==> flow/design.v <==
`timescale 1ns / 1ps
module RNG(
    input               CLK,
    input               RST,
    input               RND_IN,
    output reg [7:0]    OUT,
    output reg          WE,
    input               FULL
);
reg [7:0]           RND_DAT;
reg [2:0]           RND_SHIFT;
reg                 RND_CNT;
reg [15:0]          start;
reg                 tog;
reg                 rd;
reg                 rd_ok;
reg                 init;
reg [63:0]          l0_0;
reg [64:0]          l0_1;
reg [65:0]          l0_2;
reg [63:0]          l1_0;
reg [64:0]          l1_1;
reg [65:0]          l1_2;
reg [63:0]          l2_0;
reg [64:0]          l2_1;
reg [65:0]          l2_2;
reg [63:0]          l3_0;
reg [64:0]          l3_1;
reg [65:0]          l3_2;
reg [63:0]          l4_0;
reg [64:0]          l4_1;
reg [65:0]          l4_2;
reg [63:0]          l5_0;
reg [64:0]          l5_1;
reg [65:0]          l5_2;
reg [63:0]          l6_0;
reg [64:0]          l6_1;
reg [65:0]          l6_2;
reg [63:0]          l7_0;
reg [64:0]          l7_1;
reg [65:0]          l7_2;
reg [15:0]          i_cnt;
reg [3:0]           upd;
always @(posedge CLK)
begin
    if (!RST) begin
        rd_ok <= 0;
        i_cnt <= 0;
        init <= 0;
        upd <= 0;
        WE <= 0;
    end else begin
        if (init == 0) begin
            rd_ok <= 0;
            if (i_cnt == 208)
                init = 1;
            else if (rd == 1) begin
                rd_ok <= 1;
                i_cnt <= i_cnt + 1;
                case (i_cnt)
                    0:   l0_0[7:0]   <= RND_DAT;
                    1:   l0_0[15:8]  <= RND_DAT;
                    2:   l0_0[23:16] <= RND_DAT;
                    3:   l0_0[31:24] <= RND_DAT;
                    4:   l0_0[39:32] <= RND_DAT;
                    5:   l0_0[47:40] <= RND_DAT;
                    6:   l0_0[55:48] <= RND_DAT;
                    7:   l0_0[63:56] <= RND_DAT;
                    8:   l0_1[7:0]   <= RND_DAT;
                    9:   l0_1[15:8]  <= RND_DAT;
                    10:  l0_1[23:16] <= RND_DAT;
                    11:  l0_1[31:24] <= RND_DAT;
                    12:  l0_1[39:32] <= RND_DAT;
                    13:  l0_1[47:40] <= RND_DAT;
                    14:  l0_1[55:48] <= RND_DAT;
                    15:  l0_1[63:56] <= RND_DAT;
                    16:  l0_1[64]    <= RND_DAT[3];
                    17:  l0_2[7:0]   <= RND_DAT;
                    18:  l0_2[15:8]  <= RND_DAT;
                    19:  l0_2[23:16] <= RND_DAT;
                    20:  l0_2[31:24] <= RND_DAT;
                    21:  l0_2[39:32] <= RND_DAT;
                    22:  l0_2[47:40] <= RND_DAT;
                    23:  l0_2[55:48] <= RND_DAT;
                    24:  l0_2[63:56] <= RND_DAT;
                    25:  l0_2[65:64] <= RND_DAT[5:4];
                    26:  l1_0[7:0]   <= RND_DAT;
                    27:  l1_0[15:8]  <= RND_DAT;
                    28:  l1_0[23:16] <= RND_DAT;
                    29:  l1_0[31:24] <= RND_DAT;
                    30:  l1_0[39:32] <= RND_DAT;
                    31:  l1_0[47:40] <= RND_DAT;
                    32:  l1_0[55:48] <= RND_DAT;
                    33:  l1_0[63:56] <= RND_DAT;
                    34:  l1_1[7:0]   <= RND_DAT;
                    35:  l1_1[15:8]  <= RND_DAT;
                    36:  l1_1[23:16] <= RND_DAT;
                    37:  l1_1[31:24] <= RND_DAT;
                    38:  l1_1[39:32] <= RND_DAT;
                    39:  l1_1[47:40] <= RND_DAT;
                    40:  l1_1[55:48] <= RND_DAT;
                    41:  l1_1[63:56] <= RND_DAT;
                    42:  l1_1[64]    <= RND_DAT[1];
                    43:  l1_2[7:0]   <= RND_DAT;
                    44:  l1_2[15:8]  <= RND_DAT;
                    45:  l1_2[23:16] <= RND_DAT;
                    46:  l1_2[31:24] <= RND_DAT;
                    47:  l1_2[39:32] <= RND_DAT;
                    48:  l1_2[47:40] <= RND_DAT;
                    49:  l1_2[55:48] <= RND_DAT;
                    50:  l1_2[63:56] <= RND_DAT;
                    51:  l1_2[65:64] <= RND_DAT[7:6];
                    52:  l2_0[7:0]   <= RND_DAT;
                    53:  l2_0[15:8]  <= RND_DAT;
                    54:  l2_0[23:16] <= RND_DAT;
                    55:  l2_0[31:24] <= RND_DAT;
                    56:  l2_0[39:32] <= RND_DAT;
                    57:  l2_0[47:40] <= RND_DAT;
                    58:  l2_0[55:48] <= RND_DAT;
                    59:  l2_0[63:56] <= RND_DAT;
                    60:  l2_1[7:0]   <= RND_DAT;
                    61:  l2_1[15:8]  <= RND_DAT;
                    62:  l2_1[23:16] <= RND_DAT;
                    63:  l2_1[31:24] <= RND_DAT;
                    64:  l2_1[39:32] <= RND_DAT;
                    65:  l2_1[47:40] <= RND_DAT;
                    66:  l2_1[55:48] <= RND_DAT;
                    67:  l2_1[63:56] <= RND_DAT;
                    68:  l2_1[64]    <= RND_DAT[0];
                    69:  l2_2[7:0]   <= RND_DAT;
                    70:  l2_2[15:8]  <= RND_DAT;
                    71:  l2_2[23:16] <= RND_DAT;
                    72:  l2_2[31:24] <= RND_DAT;
                    73:  l2_2[39:32] <= RND_DAT;
                    74:  l2_2[47:40] <= RND_DAT;
                    75:  l2_2[55:48] <= RND_DAT;
                    76:  l2_2[63:56] <= RND_DAT;
                    77:  l2_2[65:64] <= RND_DAT[3:2];
                    78:  l3_0[7:0]   <= RND_DAT;
                    79:  l3_0[15:8]  <= RND_DAT;
                    80:  l3_0[23:16] <= RND_DAT;
                    81:  l3_0[31:24] <= RND_DAT;
                    82:  l3_0[39:32] <= RND_DAT;
                    83:  l3_0[47:40] <= RND_DAT;
                    84:  l3_0[55:48] <= RND_DAT;
                    85:  l3_0[63:56] <= RND_DAT;
                    86:  l3_1[7:0]   <= RND_DAT;
                    87:  l3_1[15:8]  <= RND_DAT;
                    88:  l3_1[23:16] <= RND_DAT;
                    89:  l3_1[31:24] <= RND_DAT;
                    90:  l3_1[39:32] <= RND_DAT;
                    91:  l3_1[47:40] <= RND_DAT;
                    92:  l3_1[55:48] <= RND_DAT;
                    93:  l3_1[63:56] <= RND_DAT;
                    94:  l3_1[64]    <= RND_DAT[7];
                    95:  l3_2[7:0]   <= RND_DAT;
                    96:  l3_2[15:8]  <= RND_DAT;
                    97:  l3_2[23:16] <= RND_DAT;
                    98:  l3_2[31:24] <= RND_DAT;
                    99:  l3_2[39:32] <= RND_DAT;
                    100: l3_2[47:40] <= RND_DAT;
                    101: l3_2[55:48] <= RND_DAT;
                    102: l3_2[63:56] <= RND_DAT;
                    103: l3_2[65:64] <= RND_DAT[1:0];
                    104:  l4_0[7:0]   <= RND_DAT;
                    105: l4_0[15:8]  <= RND_DAT;
                    106: l4_0[23:16] <= RND_DAT;
                    107: l4_0[31:24] <= RND_DAT;
                    108: l4_0[39:32] <= RND_DAT;
                    109: l4_0[47:40] <= RND_DAT;
                    110: l4_0[55:48] <= RND_DAT;
                    111: l4_0[63:56] <= RND_DAT;
                    112: l4_1[7:0]   <= RND_DAT;
                    113: l4_1[15:8]  <= RND_DAT;
                    114: l4_1[23:16] <= RND_DAT;
                    115: l4_1[31:24] <= RND_DAT;
                    116: l4_1[39:32] <= RND_DAT;
                    117: l4_1[47:40] <= RND_DAT;
                    118: l4_1[55:48] <= RND_DAT;
                    119: l4_1[63:56] <= RND_DAT;
                    120: l4_1[64]    <= RND_DAT[3];
                    121: l4_2[7:0]   <= RND_DAT;
                    122: l4_2[15:8]  <= RND_DAT;
                    123: l4_2[23:16] <= RND_DAT;
                    124: l4_2[31:24] <= RND_DAT;
                    125: l4_2[39:32] <= RND_DAT;
                    126: l4_2[47:40] <= RND_DAT;
                    127: l4_2[55:48] <= RND_DAT;
                    128: l4_2[63:56] <= RND_DAT;
                    129: l4_2[65:64] <= RND_DAT[5:4];
                    130: l5_0[7:0]   <= RND_DAT;
                    131: l5_0[15:8]  <= RND_DAT;
                    132: l5_0[23:16] <= RND_DAT;
                    133: l5_0[31:24] <= RND_DAT;
                    134: l5_0[39:32] <= RND_DAT;
                    135: l5_0[47:40] <= RND_DAT;
                    136: l5_0[55:48] <= RND_DAT;
                    137: l5_0[63:56] <= RND_DAT;
                    138: l5_1[7:0]   <= RND_DAT;
                    139: l5_1[15:8]  <= RND_DAT;
                    140: l5_1[23:16] <= RND_DAT;
                    141: l5_1[31:24] <= RND_DAT;
                    142: l5_1[39:32] <= RND_DAT;
                    143: l5_1[47:40] <= RND_DAT;
                    144: l5_1[55:48] <= RND_DAT;
                    145: l5_1[63:56] <= RND_DAT;
                    146: l5_1[64]    <= RND_DAT[1];
                    147: l5_2[7:0]   <= RND_DAT;
                    148: l5_2[15:8]  <= RND_DAT;
                    149: l5_2[23:16] <= RND_DAT;
                    150: l5_2[31:24] <= RND_DAT;
                    151: l5_2[39:32] <= RND_DAT;
                    152: l5_2[47:40] <= RND_DAT;
                    153: l5_2[55:48] <= RND_DAT;
                    154: l5_2[63:56] <= RND_DAT;
                    155: l5_2[65:64] <= RND_DAT[7:6];
                    156: l6_0[7:0]   <= RND_DAT;
                    157: l6_0[15:8]  <= RND_DAT;
                    158: l6_0[23:16] <= RND_DAT;
                    159: l6_0[31:24] <= RND_DAT;
                    160: l6_0[39:32] <= RND_DAT;
                    161: l6_0[47:40] <= RND_DAT;
                    162: l6_0[55:48] <= RND_DAT;
                    163: l6_0[63:56] <= RND_DAT;
                    164: l6_1[7:0]   <= RND_DAT;
                    165: l6_1[15:8]  <= RND_DAT;
                    166: l6_1[23:16] <= RND_DAT;
                    167: l6_1[31:24] <= RND_DAT;
                    168: l6_1[39:32] <= RND_DAT;
                    169: l6_1[47:40] <= RND_DAT;
                    170: l6_1[55:48] <= RND_DAT;
                    171: l6_1[63:56] <= RND_DAT;
                    172: l6_1[64]    <= RND_DAT[0];
                    173: l6_2[7:0]   <= RND_DAT;
                    174: l6_2[15:8]  <= RND_DAT;
                    175: l6_2[23:16] <= RND_DAT;
                    176: l6_2[31:24] <= RND_DAT;
                    177: l6_2[39:32] <= RND_DAT;
                    178: l6_2[47:40] <= RND_DAT;
                    179: l6_2[55:48] <= RND_DAT;
                    180: l6_2[63:56] <= RND_DAT;
                    181: l6_2[65:64] <= RND_DAT[3:2];
                    182: l7_0[7:0]   <= RND_DAT;
                    183: l7_0[15:8]  <= RND_DAT;
                    184: l7_0[23:16] <= RND_DAT;
                    185: l7_0[31:24] <= RND_DAT;
                    186: l7_0[39:32] <= RND_DAT;
                    187: l7_0[47:40] <= RND_DAT;
                    188: l7_0[55:48] <= RND_DAT;
                    189: l7_0[63:56] <= RND_DAT;
                    190: l7_1[7:0]   <= RND_DAT;
                    191: l7_1[15:8]  <= RND_DAT;
                    192: l7_1[23:16] <= RND_DAT;
                    193: l7_1[31:24] <= RND_DAT;
                    194: l7_1[39:32] <= RND_DAT;
                    195: l7_1[47:40] <= RND_DAT;
                    196: l7_1[55:48] <= RND_DAT;
                    197: l7_1[63:56] <= RND_DAT;
                    198: l7_1[64]    <= RND_DAT[7];
                    199: l7_2[7:0]   <= RND_DAT;
                    200: l7_2[15:8]  <= RND_DAT;
                    201: l7_2[23:16] <= RND_DAT;
                    202: l7_2[31:24] <= RND_DAT;
                    203: l7_2[39:32] <= RND_DAT;
                    204: l7_2[47:40] <= RND_DAT;
                    205: l7_2[55:48] <= RND_DAT;
                    206: l7_2[63:56] <= RND_DAT;
                    207: l7_2[65:64] <= RND_DAT[1:0];
                endcase
            end
        end else begin
            rd_ok <= 0;
            WE <= 0;
            if (FULL == 0) begin
                WE <= 1;
                OUT <= { l7_0[0] ^ l7_1[0], l6_0[0] ^ l6_1[0], l5_0[0] ^ l5_1[0], l4_0[0] ^ l4_1[0], l3_0[0] ^ l3_1[0], l2_0[0] ^ l2_1[0], l1_0[0] ^ l1_1[0], l0_0[0] ^ l0_1[0]};
                l7_2 <= (l7_2 >> 1) | ((l7_2[0] ^ l7_2[1] ^ l7_2[9] ^ l7_2[10]) << 65);
                l6_2 <= (l6_2 >> 1) | ((l6_2[0] ^ l6_2[1] ^ l6_2[9] ^ l6_2[10]) << 65);
                l5_2 <= (l5_2 >> 1) | ((l5_2[0] ^ l5_2[1] ^ l5_2[9] ^ l5_2[10]) << 65);
                l4_2 <= (l4_2 >> 1) | ((l4_2[0] ^ l4_2[1] ^ l4_2[9] ^ l4_2[10]) << 65);
                l3_2 <= (l3_2 >> 1) | ((l3_2[0] ^ l3_2[1] ^ l3_2[9] ^ l3_2[10]) << 65);
                l2_2 <= (l2_2 >> 1) | ((l2_2[0] ^ l2_2[1] ^ l2_2[9] ^ l2_2[10]) << 65);
                l1_2 <= (l1_2 >> 1) | ((l1_2[0] ^ l1_2[1] ^ l1_2[9] ^ l1_2[10]) << 65);
                l0_2 <= (l0_2 >> 1) | ((l0_2[0] ^ l0_2[1] ^ l0_2[9] ^ l0_2[10]) << 65);
                if (l7_2[0] == 0)
                    l7_0 <= (l7_0 >> 1) | ((l7_0[0] ^ l7_0[1] ^ l7_0[3] ^ l7_0[4]) << 63);
                else
                    l7_1 <= (l7_1 >> 1) | ((l7_1[0] ^ l7_1[18]) << 64);
                if (l6_2[0] == 0)
                    l6_0 <= (l6_0 >> 1) | ((l6_0[0] ^ l6_0[1] ^ l6_0[3] ^ l6_0[4]) << 63);
                else
                    l6_1 <= (l6_1 >> 1) | ((l6_1[0] ^ l6_1[18]) << 64);
                if (l5_2[0] == 0)
                    l5_0 <= (l5_0 >> 1) | ((l5_0[0] ^ l5_0[1] ^ l5_0[3] ^ l5_0[4]) << 63);
                else
                    l5_1 <= (l5_1 >> 1) | ((l5_1[0] ^ l5_1[18]) << 64);
                if (l4_2[0] == 0)
                    l4_0 <= (l4_0 >> 1) | ((l4_0[0] ^ l4_0[1] ^ l4_0[3] ^ l4_0[4]) << 63);
                else
                    l4_1 <= (l4_1 >> 1) | ((l4_1[0] ^ l4_1[18]) << 64);
                if (l3_2[0] == 0)
                    l3_0 <= (l3_0 >> 1) | ((l3_0[0] ^ l3_0[1] ^ l3_0[3] ^ l3_0[4]) << 63);
                else
                    l3_1 <= (l3_1 >> 1) | ((l3_1[0] ^ l3_1[18]) << 64);
                if (l2_2[0] == 0)
                    l2_0 <= (l2_0 >> 1) | ((l2_0[0] ^ l2_0[1] ^ l2_0[3] ^ l2_0[4]) << 63);
                else
                    l2_1 <= (l2_1 >> 1) | ((l2_1[0] ^ l2_1[18]) << 64);
                if (l1_2[0] == 0)
                    l1_0 <= (l1_0 >> 1) | ((l1_0[0] ^ l1_0[1] ^ l1_0[3] ^ l1_0[4]) << 63);
                else
                    l1_1 <= (l1_1 >> 1) | ((l1_1[0] ^ l1_1[18]) << 64);
                if (l0_2[0] == 0)
                    l0_0 <= (l0_0 >> 1) | ((l0_0[0] ^ l0_0[1] ^ l0_0[3] ^ l0_0[4]) << 63);
                else
                    l0_1 <= (l0_1 >> 1) | ((l0_1[0] ^ l0_1[18]) << 64);
            end else begin
                if (rd == 1) begin
                    rd_ok <= 1;
                    upd <= upd + 1;
                    case (upd)
                        0:  l0_0[9:2] <= RND_DAT;
                        1:  l1_0[9:2] <= RND_DAT;
                        2:  l2_0[9:2] <= RND_DAT;
                        3:  l3_0[9:2] <= RND_DAT;
                        4:  l4_0[9:2] <= RND_DAT;
                        5:  l5_0[9:2] <= RND_DAT;
                        6:  l6_0[9:2] <= RND_DAT;
                        7:  l7_0[9:2] <= RND_DAT;
                        8:  l0_1[9:2] <= RND_DAT;
                        9:  l1_1[9:2] <= RND_DAT;
                        10: l2_1[9:2] <= RND_DAT;
                        11: l3_1[9:2] <= RND_DAT;
                        12: l4_1[9:2] <= RND_DAT;
                        13: l5_1[9:2] <= RND_DAT;
                        14: l6_1[9:2] <= RND_DAT;
                        15: l7_1[9:2] <= RND_DAT;
                    endcase
                end
            end
        end
    end
end
always @(posedge CLK)
begin
    if (!RST) begin
        RND_SHIFT <= 0;
        start <= 0;
        tog <= 0;
        rd <= 0;
        RND_CNT <= 0;
        RND_DAT <= 0;
    end else begin
        RND_CNT <= !RND_CNT;
        if (rd_ok)
            rd <= 0;
        if (RND_IN == 0) begin
            tog <= 0;
        end else if (tog == 0) begin
            tog <= 1;
            RND_SHIFT <= RND_SHIFT + 1;
            RND_DAT[RND_SHIFT] <= RND_DAT[RND_SHIFT] ^ RND_CNT;
            if (RND_SHIFT == 0) begin
                if (start < 1024)
                    start <= start + 1;
                else begin
                    rd <= 1;
                end
            end
        end
    end
end
endmodule
# Reports on RNG
# The steps from the RTL of RNG to its reports follow in flow order.
# Lines are those of the file above, counted from 1.
# Cell names lack the library's common part.
# Not given: --
[inputs] top="RNG" clk_port="CLK" cell_library="sky130hd" pvt_corner="tt_025C_1v80"

# Word-level counts
# Counts by Yosys on the flattened word-level netlist (proc, flatten, opt, wreduce; memories kept). Register bits leave out memories and registers merged into their read ports (data or address). Print and check cells are left out. Cells with the same type and inputs are merged into one.
[word_totals] inputBits=4 output_inout_bits=9 elab_cells=2534 ff_bits=1621
[op_classes] n_shift=3 bitwise=96 eq_ne=274 muxes=1444 reduce_and_logical=459 n_addsub=5 cmp=1
[op_table] operator="8-bit two-way mux" n=896
[op_table] operator="6-bit two-way mux" n=224
[op_table] operator="16-bit by 8-bit == test with 1-bit output with constant B" n=81
[op_table] operator="16-bit by 7-bit == test with 1-bit output with constant B" n=64
[op_table] operator="6-bit AND reduction" n=136
[op_table] operator="65-bit by 66-bit OR with 66-bit output" n=8
[op_table] operator="2-bit two-way mux" n=264
[op_table] operator="64-bit by 65-bit OR with 65-bit output" n=8
[op_table] operator="16-bit by 6-bit == test with 1-bit output with constant B" n=32
[op_table] operator="63-bit by 64-bit OR with 64-bit output" n=8
[op_table] operator="2-bit nonzero test" n=209
[op_table] operator="5-bit AND reduction" n=72
[op_table] operator="16-bit by 5-bit == test with 1-bit output with constant B" n=16
[op_table] operator="7-bit AND reduction" n=32
[op_table] operator="16-bit by 4-bit == test with 1-bit output with constant B" n=8
[op_table] operator="3-bit by 2-bit inequality test with 1-bit output with constant B" n=24
[op_table] operator="1-bit XOR" n=65
[op_table] operator="16-bit by 3-bit == test with 1-bit output with constant B" n=4
[op_table] operator="1-bit two-way mux" n=60
[op_table] operator="16-bit by 1-bit adder with 16-bit output with constant B" n=2
[op_table] operator="16-bit by 2-bit == test with 1-bit output with constant B" n=2
[op_table] operator="4-bit == test with constant B" n=8
[op_table] operator="3-bit inequality test with constant B" n=8
[op_table] operator="2-bit inequality test with constant B" n=10
[op_table] operator="2-bit by 1-bit inequality test with 1-bit output with constant B" n=9
[op_table] operator="16-bit by 1-bit == test with 1-bit output with constant B" n=1
[op_table] operator="16-bit by 11-bit < comparator with 1-bit output with constant B" n=1
[op_table] operator="16-bit zero test" n=1
# Other operator kinds: 19; their cells: 29.

# Depth
# Yosys ltp: most cells in a row. Word level: on the elaborated netlist, between registers, memories and ports. Mapped: between sequential cells and ports; inverters and the memories' decode and read muxes count.
[logic_depth] depth_word=7 abc_area=0 ltp_mapped=8 mapped_depth_nobuf=7

# Synthesis result
# Yosys stat after the flow's synthesis: flattened, memories mapped to cells. It holds for the ABC_AREA given above (unset counts as 0); a run with the other value may have another netlist.
[by_type] cell="edfxtp_1" n=1568 type_area_um2=4.71E+04
[by_type] cell="nand2_1" n=2960 type_area_um2=1.11E+04
[by_type] cell="clkbuf_1" n=383 type_area_um2=1.44E+03
[by_type] cell="dfxtp_1" n=53 type_area_um2=1.06E+03
[by_type] cell="a21o_1" n=128 type_area_um2=960.922
[by_type] cell="a21oi_1" n=190 type_area_um2=950.912
[by_type] cell="nor2_1" n=172 type_area_um2=645.619
[by_type] cell="xor2_1" n=49 type_area_um2=429.162
[by_type] cell="and2_1" n=54 type_area_um2=337.824
[by_type] cell="o21ai_0" n=56 type_area_um2=280.269
[by_type] cell="xnor2_1" n=32 type_area_um2=280.269
[by_type] cell="o21a_1" n=28 type_area_um2=210.202
[by_type] cell="ha_1" n=15 type_area_um2=187.68
[by_type] cell="nand4_1" n=27 type_area_um2=168.912
[by_type] cell="buf_1" n=38 type_area_um2=142.637
[by_type] cell="nand3_1" n=27 type_area_um2=135.13
[by_type] cell="nand2b_1" n=20 type_area_um2=125.12
[by_type] cell="nor2b_1" n=18 type_area_um2=112.608
# Not listed: further types 34, cells in them 181.
[synth_totals] mapped_cells=5999 ff_cells=1621 yosys_area_um2=66986.7 seq_area_um2=48146.2

# Path before layout
# OpenSTA on the mapped netlist: ideal clock, no wires. The path of least setup slack (recovery checks aside). Input and output delay are each 20% of the period. Register names are those of the netlist, which keeps one name where synthesis merged equal registers.
[synth_timing] path_kind="in2reg" start="in FULL" end="reg l0_2[48]" required_ns=4.630 n_path_buf=3 input_delay_ns=1.000 period_ns=5.0 setup_ns=0.370 stages=6 delay_ns=1.762 launch_ns=1.000 setup_slack_ns=2.238 arrival_time_ns=2.392 synth_period_reached_ns=2.762
# "delay_ns" is the arrival time less input delay plus setup time.
# "stages": output pins that drive a net of the path, with the launching flip-flop's if there is one; two outputs of one cell count as two.
# "synth_period_reached_ns" is the clock period less the worst setup slack; recovery checks do not enter. This is arithmetic on one report: input and output delays are still those of the set period (20% each).
# The rows between start and end are the longest chain of elaborated cells between them; the timing report does not say that the signal goes this way. Where chains are equally long, one stands for them.
# A line is the first line of the expression or statement that the cell stems from. Yosys adds cells for indexed reads and writes and turns some case tables into memories.
# The path ends at the enable pin of a flip-flop; only ways to that pin are counted.
[synth_via] path_cell_list="clkbuf_1 nor2b_1 clkbuf_1 clkbuf_1 a31oi_1 nor2_1" elab_chain_cells=2 cone_cells=2 classes_between="eq/ne: 1; reduce/logical: 1"
[synth_lines] item="start: declaration" line=8 rtl="input               FULL"
[synth_lines] item="2-bit inequality test"
[synth_lines] item="5-bit AND reduction"
[synth_lines] item="end: assignment" line=84 rtl="23:  l0_2[55:48] <= RND_DAT;"
[synth_lines] item="end: assignment" line=284 rtl="l0_2 <= (l0_2 >> 1) | ((l0_2[0] ^ l0_2[1] ^ l0_2[9] ^ l0_2[10]) << 65);"
[synth_lines] item="end: declaration" line=20 rtl="reg [65:0]          l0_2;"

# Worst path after layout
# From the final timing report of job 2: the path of least setup slack in the routed layout; clock arrival at registers is part of the times.
[layout_timing] path_kind="reg2reg" start="reg i_cnt[1]" end="reg l1_1[52]" launch_ns=0.83 period_ns=3.17 setup_ns=0.23 required_ns=3.74 arrival_time_ns=3.16 n_path_buf=5 stages=12 setup_slack_ns=0.59
# The rows between start and end are the longest chain of elaborated cells between them; the timing report does not say that the signal goes this way. Where chains are equally long, one stands for them.
# The path ends at the enable pin of a flip-flop; only ways to that pin are counted.
[layout_via] path_cell_list="dfxtp_4 inv_4 ha_4 or3b_4 nor4_4 a2bb2oi_4 buf_12 buf_16 buf_12 buf_16 a21oi_4 buf_12" elab_chain_cells=3 cone_cells=5 classes_between="eq/ne: 3; reduce/logical: 2"
[layout_lines] item="start: declaration" line=42 rtl="reg [15:0]          i_cnt;"
[layout_lines] item="start: assignment" line=48 rtl="i_cnt <= 0;"
[layout_lines] item="start: assignment" line=59 rtl="i_cnt <= i_cnt + 1;"
[layout_lines] item="16-bit by 6-bit == test with 1-bit output" line=60 rtl="case (i_cnt)"
[layout_lines] item="2-bit nonzero test"
[layout_lines] item="6-bit AND reduction"
[layout_lines] item="end: assignment" line=101 rtl="40:  l1_1[55:48] <= RND_DAT;"
[layout_lines] item="end: assignment" line=312 rtl="l1_1 <= (l1_1 >> 1) | ((l1_1[0] ^ l1_1[18]) << 64);"
[layout_lines] item="end: declaration" line=22 rtl="reg [64:0]          l1_1;"

Data sheet: physical implementation of RNG

Top module RNG; platform sky130hd; tools Yosys and OpenROAD; 4 stored runs in no particular order. Input and output delays are each 20% of the period that was set; the output load is 0.01 pF.
"period_reached_ns" means the clock period less the worst setup slack. The figure is calculated, with input and output delays left at 20% of the set period.
"worst_path_allowed_less_slack_ns" means the part of the period allowed to the worst setup path (the constraints hold back 20% at inputs and 20% at outputs) less its slack; where the path has registers, the arrival times of their clocks count too.
"totalPower_uw": no workload was simulated; the value follows from the tool's default switching activity.

[flow] job 1: files
==> flow/run.sh <==
#!/bin/bash
# the make line also repeats the synthesis and layout settings of config.mk as NAME=value (left out here)
make -C /OpenROAD-flow-scripts/flow DESIGN_CONFIG=/design/flow/config.mk WORK_HOME=/design/flow/orfs CLKGATE_MAP_FILE= finish
==> flow/config.mk <==
export PLATFORM = sky130hd
export DESIGN_NAME = RNG
export DESIGN_NICKNAME = RNG
export VERILOG_FILES = /design/flow/design.v
export SDC_FILE = /design/flow/constraint.sdc
export NUM_CORES = 4
export LEC_CHECK = 0
export ABC_AREA = 1
export CAP_MARGIN = 10
export CELL_PAD_IN_SITES_DETAIL_PLACEMENT = 2
export CORE_MARGIN = 5
export CORE_UTILIZATION = 40
export PLACE_DENSITY = 0.6
export SLEW_MARGIN = 40
export TNS_END_PERCENT = 50
==> flow/constraint.sdc <==
create_clock -name core_clock -period 2.16 [get_ports {CLK}]
set_input_delay 0.4320 -clock core_clock [delete_from_list [all_inputs] [get_ports {CLK}]]
set_output_delay 0.4320 -clock core_clock [all_outputs]
set_load 0.01 [all_outputs]

[flow] job 1: no results, routing failed with ODB-0269

[flow] job 2: files
==> flow/run.sh <==
#!/bin/bash
# the make line also repeats the synthesis and layout settings of config.mk as NAME=value (left out here)
make -C /OpenROAD-flow-scripts/flow DESIGN_CONFIG=/design/flow/config.mk WORK_HOME=/design/flow/orfs CLKGATE_MAP_FILE= finish
==> flow/config.mk <==
export PLATFORM = sky130hd
export DESIGN_NAME = RNG
export DESIGN_NICKNAME = RNG
export VERILOG_FILES = /design/flow/design.v
export SDC_FILE = /design/flow/constraint.sdc
export NUM_CORES = 4
export LEC_CHECK = 0
export ABC_AREA = 0
export CAP_MARGIN = 20
export CELL_PAD_IN_SITES_DETAIL_PLACEMENT = 1
export CORE_MARGIN = 2
export CORE_UTILIZATION = 40
export PLACE_DENSITY_LB_ADDON = 0.05
export SETUP_SLACK_MARGIN = 0.81
export SLEW_MARGIN = 40
export TNS_END_PERCENT = 100
==> flow/constraint.sdc <==
create_clock -name core_clock -period 3.17 [get_ports {CLK}]
set_input_delay 0.6340 -clock core_clock [delete_from_list [all_inputs] [get_ports {CLK}]]
set_output_delay 0.6340 -clock core_clock [all_outputs]
set_load 0.01 [all_outputs]

[flow] job 2: metrics
[metrics] yosys.chip_area_um2 = 66986.7
[metrics] holdWs_ns = 0.466
[metrics] period_reached_ns = 2.583
[metrics] die_area_um2 = 170755.0
[metrics] layout_stdcell_area_um2 = 79936.7
[metrics] fin_util_pct = 48.0
[metrics] worst_path_allowed_less_slack_ns = 2.58
[metrics] timing.worst_path_kind = reg2reg
[metrics] totalPower_uw = 44164
[metrics] fin_tns_ns = 0.000
[metrics] setup_ws_ns = 0.587

[flow] job 3: files
==> flow/run.sh <==
#!/bin/bash
# the make line also repeats the synthesis and layout settings of config.mk as NAME=value (left out here)
make -C /OpenROAD-flow-scripts/flow DESIGN_CONFIG=/design/flow/config.mk WORK_HOME=/design/flow/orfs CLKGATE_MAP_FILE= finish
==> flow/config.mk <==
export PLATFORM = sky130hd
export DESIGN_NAME = RNG
export DESIGN_NICKNAME = RNG
export VERILOG_FILES = /design/flow/design.v
export SDC_FILE = /design/flow/constraint.sdc
export NUM_CORES = 4
export LEC_CHECK = 0
export ABC_AREA = 1
export CAP_MARGIN = 10
export CELL_PAD_IN_SITES_DETAIL_PLACEMENT = 2
export CORE_ASPECT_RATIO = 1.13
export CORE_MARGIN = 5
export CORE_UTILIZATION = 40
export GPL_ROUTABILITY_DRIVEN = 0
export GPL_TIMING_DRIVEN = 0
export PLACE_DENSITY_LB_ADDON = 0.29
export SETUP_SLACK_MARGIN = 0.05
export SLEW_MARGIN = 20
export TNS_END_PERCENT = 65
==> flow/constraint.sdc <==
create_clock -name core_clock -period 2.1 [get_ports {CLK}]
set_input_delay 0.4200 -clock core_clock [delete_from_list [all_inputs] [get_ports {CLK}]]
set_output_delay 0.4200 -clock core_clock [all_outputs]
set_load 0.01 [all_outputs]

[flow] job 3: no results, routing failed with GRT-0232

[flow] job 4: files
==> flow/run.sh <==
#!/bin/bash
# the make line also repeats the synthesis and layout settings of config.mk as NAME=value (left out here)
make -C /OpenROAD-flow-scripts/flow DESIGN_CONFIG=/design/flow/config.mk WORK_HOME=/design/flow/orfs CLKGATE_MAP_FILE= finish
==> flow/config.mk <==
export PLATFORM = sky130hd
export DESIGN_NAME = RNG
export DESIGN_NICKNAME = RNG
export VERILOG_FILES = /design/flow/design.v
export SDC_FILE = /design/flow/constraint.sdc
export NUM_CORES = 4
export LEC_CHECK = 0
export ABC_AREA = 1
export CAP_MARGIN = 0
export CELL_PAD_IN_SITES_DETAIL_PLACEMENT = 1
export CELL_PAD_IN_SITES_GLOBAL_PLACEMENT = 0
export CORE_MARGIN = 7
export CORE_UTILIZATION = 52
export CTS_CLUSTER_DIAMETER = 69
export GPL_ROUTABILITY_DRIVEN = 0
export HOLD_SLACK_MARGIN = 0.26
export MIN_ROUTING_LAYER = met2
export SETUP_SLACK_MARGIN = 0.76
export SLEW_MARGIN = 40
==> flow/constraint.sdc <==
create_clock -name core_clock -period 6.18 [get_ports {CLK}]
set_input_delay 1.2360 -clock core_clock [delete_from_list [all_inputs] [get_ports {CLK}]]
set_output_delay 1.2360 -clock core_clock [all_outputs]
set_load 0.01 [all_outputs]

[flow] job 4: metrics
[metrics] yosys.chip_area_um2 = 67244.5
[metrics] holdWs_ns = 0.434
[metrics] period_reached_ns = 4.216
[metrics] die_area_um2 = 139581.0
[metrics] layout_stdcell_area_um2 = 73873.4
[metrics] fin_util_pct = 57.8
[metrics] worst_path_allowed_less_slack_ns = 2.98
[metrics] timing.worst_path_kind = in2reg
[metrics] totalPower_uw = 22964
[metrics] fin_tns_ns = 0.000
[metrics] setup_ws_ns = 1.964
